==> flow/design.v <==
`timescale 1ns / 1ps
module complex_multiplier#(parameter INPUT_DATA_WIDTH = 16)
    (
        input  wire                                    i_clk,
        input  wire                                    i_rst,
        input  wire signed [INPUT_DATA_WIDTH-1:0]      i_real_h,
        input  wire signed [INPUT_DATA_WIDTH-1:0]      i_imag_h,
        input  wire signed [INPUT_DATA_WIDTH-1:0]      i_real_y,
        input  wire signed [INPUT_DATA_WIDTH-1:0]      i_imag_y,
        output reg  signed [INPUT_DATA_WIDTH*2:0]      o_real,
        output reg  signed [INPUT_DATA_WIDTH*2:0]      o_imag
    );
    reg signed [INPUT_DATA_WIDTH*2-1:0] ac;
    reg signed [INPUT_DATA_WIDTH*2-1:0] ad;
    reg signed [INPUT_DATA_WIDTH*2-1:0] cb;
    reg signed [INPUT_DATA_WIDTH*2-1:0] bd;
    always@(posedge i_clk) begin
        if(i_rst)begin
            o_real <= 0;
            o_imag <= 0;
            ac     <= 0;
            ad     <= 0;
            cb     <= 0;
            bd     <= 0;
        end         
        else begin
            ac <= i_real_h * i_real_y;
            ad <= i_real_h * i_imag_y;
            cb <= i_real_y * i_imag_h;
            bd <= i_imag_h * i_imag_y;
            o_real <= ac - bd;
            o_imag <= ad + cb;
        end
    end
endmodule
# --- From RTL to reports: complex_multiplier ---
# The steps from the RTL of complex_multiplier to its reports follow in flow order.
# Line numbers count from 1 in the design file above.
# Operators: Yosys type, input widths -> output width; for muxes data width and select width s.
# Cell names lack the library's common part.
setup:
  design: "complex_multiplier"
  clk_port: "i_clk"
  cell_library: "sky130hd"
  pvt_corner: "tt_025C_1v80"

# --- Word-level counts ---
# Counts by Yosys on the flattened word-level netlist (proc, flatten, opt, wreduce; memories kept). Register bits leave out memories and registers merged into their read ports (data or address); mux counts leave out enables and synchronous resets folded into registers. Print and check cells are left out. Cells with the same type and inputs are merged into one.
classes:
  addsub: 2
  mul: 4
op_table:
  columns: ["operator", "count"]
  rows:
  - ["$mul 16x16->32", 4]
  - ["$add 32x32->33", 1]
  - ["$sub 32x32->33", 1]
word_totals:
  register_bits: 194
  in_bits: 66
  word_cells: 12

# --- Longest topological paths ---
# Yosys ltp: most cells in a row. Word level: on the elaborated netlist, between registers, memories and ports. Mapped: between sequential cells and ports; inverters and the memories' decode and read muxes count.
logic_depth:
  word_depth: 1
  ABC_AREA: 0
  depth_mapped: 25
  ltp_nobuf: 24

# --- Netlist ---
# The flow's flattened synthesis, as Yosys stat reports it; memories are mapped. The netlist is that of the ABC_AREA named above (0 if unset); the other value can give another one.
synth_totals:
  yosys_area_mm2: 0.0471602
  sequential_area_mm2: 0.0038837
  flip_flops: 194
  stdcells: 5189
  buffers: 218
by_type:
  columns: ["type", "count"]
  rows:
  - ["fa_1", 1050]
  - ["ha_1", 392]
  - ["inv_1", 1204]
  - ["dfxtp_1", 194]
  - ["and2_1", 514]
  - ["nand2_1", 531]
  - ["nor2_1", 244]
  - ["xnor2_1", 104]
  - ["clkbuf_1", 214]
  - ["a21oi_1", 114]
  - ["xor2_1", 56]
  - ["a21o_1", 64]
  - ["o21ai_0", 76]
  - ["o21a_1", 35]
  - ["nor2b_1", 40]
  - ["nor3_1", 50]
  - ["nand2b_1", 31]
  - ["a211oi_1", 25]
# Not listed: further types 55, cells in them 251.

# --- Path before layout ---
# Source: OpenSTA report_checks on the synthesized netlist (no wires, ideal clock, input and output delay 20% of the period each), path of least setup slack; recovery checks are left aside. Register names are those of the netlist, which keeps one name where synthesis merged equal registers.
synth_path:
  path_type: "input to register"
  startpoint: "input i_real_h[15]"
  endpoint: "register ad[30]"
  t_first_pin_ns: 2.000
  period_ns: 10.0
  path_stages: 21
  path_buffers: 1
  delay_ns: 5.948
  setup_time_ns: 0.121
  required_time_ns: 9.879
  in_delay_ns: 2.000
  path_slack_ns: 2.053
  arrival_ns: 7.827
  synth_period_reached_ns: 7.947
# "delay_ns" is the arrival time less input delay plus setup time.
# "path_stages": output pins that drive a net of the path, with the launching flip-flop's if there is one; two outputs of one cell count as two.
# "synth_period_reached_ns" is the clock period less the worst setup slack; recovery checks do not enter. This is arithmetic on one report: input and output delays are still those of the set period (20% each).
# The rows between start and end are the longest chain of elaborated cells between them; the timing report does not say that the signal goes this way. Where chains are equally long, one stands for them.
# Each line given opens the expression or statement behind the cell; cells for indexed reads and writes are added by Yosys, which also makes memories of some case tables.
synth_between:
  path_cell_list: "clkbuf_1 nand2_1 inv_1 fa_1 fa_1 fa_1 fa_1 fa_1 inv_1 fa_1 inv_1 ha_1 a21o_1 a21o_1 a21o_1 a221o_1 a311o_1 a21oi_1 nor2_1 o41ai_1 mux2_2"
  elab_chain_len: 1
synth_rtl:
  columns: ["item", "line", "source"]
  rows:
  - ["from (decl)", 6, "input  wire signed [INPUT_DATA_WIDTH-1:0]      i_real_h,"]
  - ["$mul 16x16->32", 28, "ad <= i_real_h * i_imag_y;"]
  - ["to (assign)", 22, "ad     <= 0;"]
  - ["to (assign)", 28, null]
  - ["to (decl)", 14, "reg signed [INPUT_DATA_WIDTH*2-1:0] ad;"]

# --- Timing after layout ---
# Path of least setup slack in the final report of record 1 (OpenROAD, finished layout, wires in). Where an end is a register, its clock arrival counts in the times.
layout_path:
  path_type: "input to register"
  startpoint: "input i_real_y[0]"
  endpoint: "register cb[28]"
  arrival_ns: 8.66
  period_ns: 8.47
  required_time_ns: 8.90
  t_first_pin_ns: 1.69
  path_slack_ns: 0.25
  setup_time_ns: 0.09
  in_delay_ns: 1.69
  path_buffers: 3
  path_stages: 22
# The rows between start and end are the longest chain of elaborated cells between them; the timing report does not say that the signal goes this way. Where chains are equally long, one stands for them.
layout_between:
  path_cell_list: "clkdlybuf4s50_1 nand2b_1 fa_1 fa_1 inv_1 fa_1 fa_1 fa_1 inv_1 fa_1 inv_1 ha_1 a21o_1 a2111oi_0 buf_4 o311ai_0 a41oi_1 buf_4 nor4_1 o31ai_1 a21boi_0 a211oi_1"
  elab_chain_len: 1
layout_rtl:
  columns: ["item", "line", "source"]
  rows:
  - ["from (decl)", 8, "input  wire signed [INPUT_DATA_WIDTH-1:0]      i_real_y,"]
  - ["$mul 16x16->32", 29, "cb <= i_real_y * i_imag_h;"]
  - ["to (assign)", 23, "cb     <= 0;"]
  - ["to (assign)", 29, null]
  - ["to (decl)", 15, "reg signed [INPUT_DATA_WIDTH*2-1:0] cb;"]

# Flow measurements of complex_multiplier on sky130hd: 4 stored runs with different settings, listed in no order. Input and output delays are each 20% of the period that was set; the output load is 0.01 pF.
# "achieved_period_ns" = clock period - worst setup slack. The figure is calculated, with input and output delays left at 20% of the set period.
# "worst_path_time_ns" = time allowed to the worst setup path (clock period - input delay - output delay, where it has them) - its slack; a late launch clock adds to it, a late capture clock takes from it.
runs:
  - name: "record 1"
    settings:
      ABC_AREA: 0
      CAP_MARGIN: 15
      CORE_MARGIN: 3
      CORE_UTILIZATION: 67
      CTS_CLUSTER_DIAMETER: 44
      CTS_CLUSTER_SIZE: 64
      GPL_ROUTABILITY_DRIVEN: 1
      MIN_ROUTING_LAYER: "met2"
      SETUP_SLACK_MARGIN: -0.7
      SLEW_MARGIN: 40
      TNS_END_PERCENT: 90
      period_ns: 8.47
    results:
      achieved_period_ns: 8.223
      post_route_stdcell_area_mm2: 0.051876
      tns_setup_ns: 0.000
      design_die_area_mm2: 0.0736091
      worst_path_time_ns: 6.53
      critical_path_type: "input to register"
      timing.hold.ws_ns: 0.505
      timing.setup.ws_ns: 0.247
      synthArea_mm2: 0.0471602
      util_pct: 75.0
  - name: "record 2"
    settings:
      CORE_ASPECT_RATIO: 1.86
      CORE_UTILIZATION: 63
      CTS_CLUSTER_DIAMETER: 323
      CTS_CLUSTER_SIZE: 47
      GPL_ROUTABILITY_DRIVEN: 0
      PLACE_DENSITY_LB_ADDON: 0.24
      SETUP_SLACK_MARGIN: 2.95
      TNS_END_PERCENT: 70
      period_ns: 13.3
      CAP_MARGIN: 20
      CORE_MARGIN: 2
      SLEW_MARGIN: 20
    results:
      achieved_period_ns: 9.543
      post_route_stdcell_area_mm2: 0.0499379
      tns_setup_ns: 0.000
      design_die_area_mm2: 0.0771685
      worst_path_time_ns: 6.88
      critical_path_type: "input to register"
      timing.hold.ws_ns: 0.504
      timing.setup.ws_ns: 3.757
      synthArea_mm2: 0.0471602
      util_pct: 67.5
  - name: "record 3"
    settings:
      ABC_AREA: 0
      CAP_MARGIN: 15
      CORE_MARGIN: 3
      CORE_UTILIZATION: 67
      CTS_CLUSTER_DIAMETER: 44
      CTS_CLUSTER_SIZE: 64
      GPL_ROUTABILITY_DRIVEN: 0
      MIN_ROUTING_LAYER: "met1"
      SETUP_SLACK_MARGIN: -0.7
      SLEW_MARGIN: 40
      TNS_END_PERCENT: 90
      period_ns: 8.47
    results:
      achieved_period_ns: 7.955
      post_route_stdcell_area_mm2: 0.0517909
      tns_setup_ns: 0.000
      design_die_area_mm2: 0.0736091
      worst_path_time_ns: 6.26
      critical_path_type: "input to register"
      timing.hold.ws_ns: 0.498
      timing.setup.ws_ns: 0.515
      synthArea_mm2: 0.0471602
      util_pct: 74.9
  - name: "record 4"
    settings:
      ABC_AREA: 1
      CELL_PAD_IN_SITES_DETAIL_PLACEMENT: 0
      CELL_PAD_IN_SITES_GLOBAL_PLACEMENT: 1
      CORE_ASPECT_RATIO: 1.03
      CORE_MARGIN: 8
      CORE_UTILIZATION: 15
      CTS_CLUSTER_SIZE: 54
      GPL_ROUTABILITY_DRIVEN: 0
      HOLD_SLACK_MARGIN: 0.03
      PLACE_DENSITY_LB_ADDON: 0.11
      SETUP_SLACK_MARGIN: 0.67
      SLEW_MARGIN: 25
      period_ns: 14.3
      CAP_MARGIN: 20
    results:
      achieved_period_ns: 9.099
      post_route_stdcell_area_mm2: 0.0598386
      tns_setup_ns: 0.000
      design_die_area_mm2: 0.368173
      worst_path_time_ns: 6.24
      critical_path_type: "input to register"
      timing.hold.ws_ns: 0.666
      timing.setup.ws_ns: 5.201
      synthArea_mm2: 0.0523515
      util_pct: 17.2
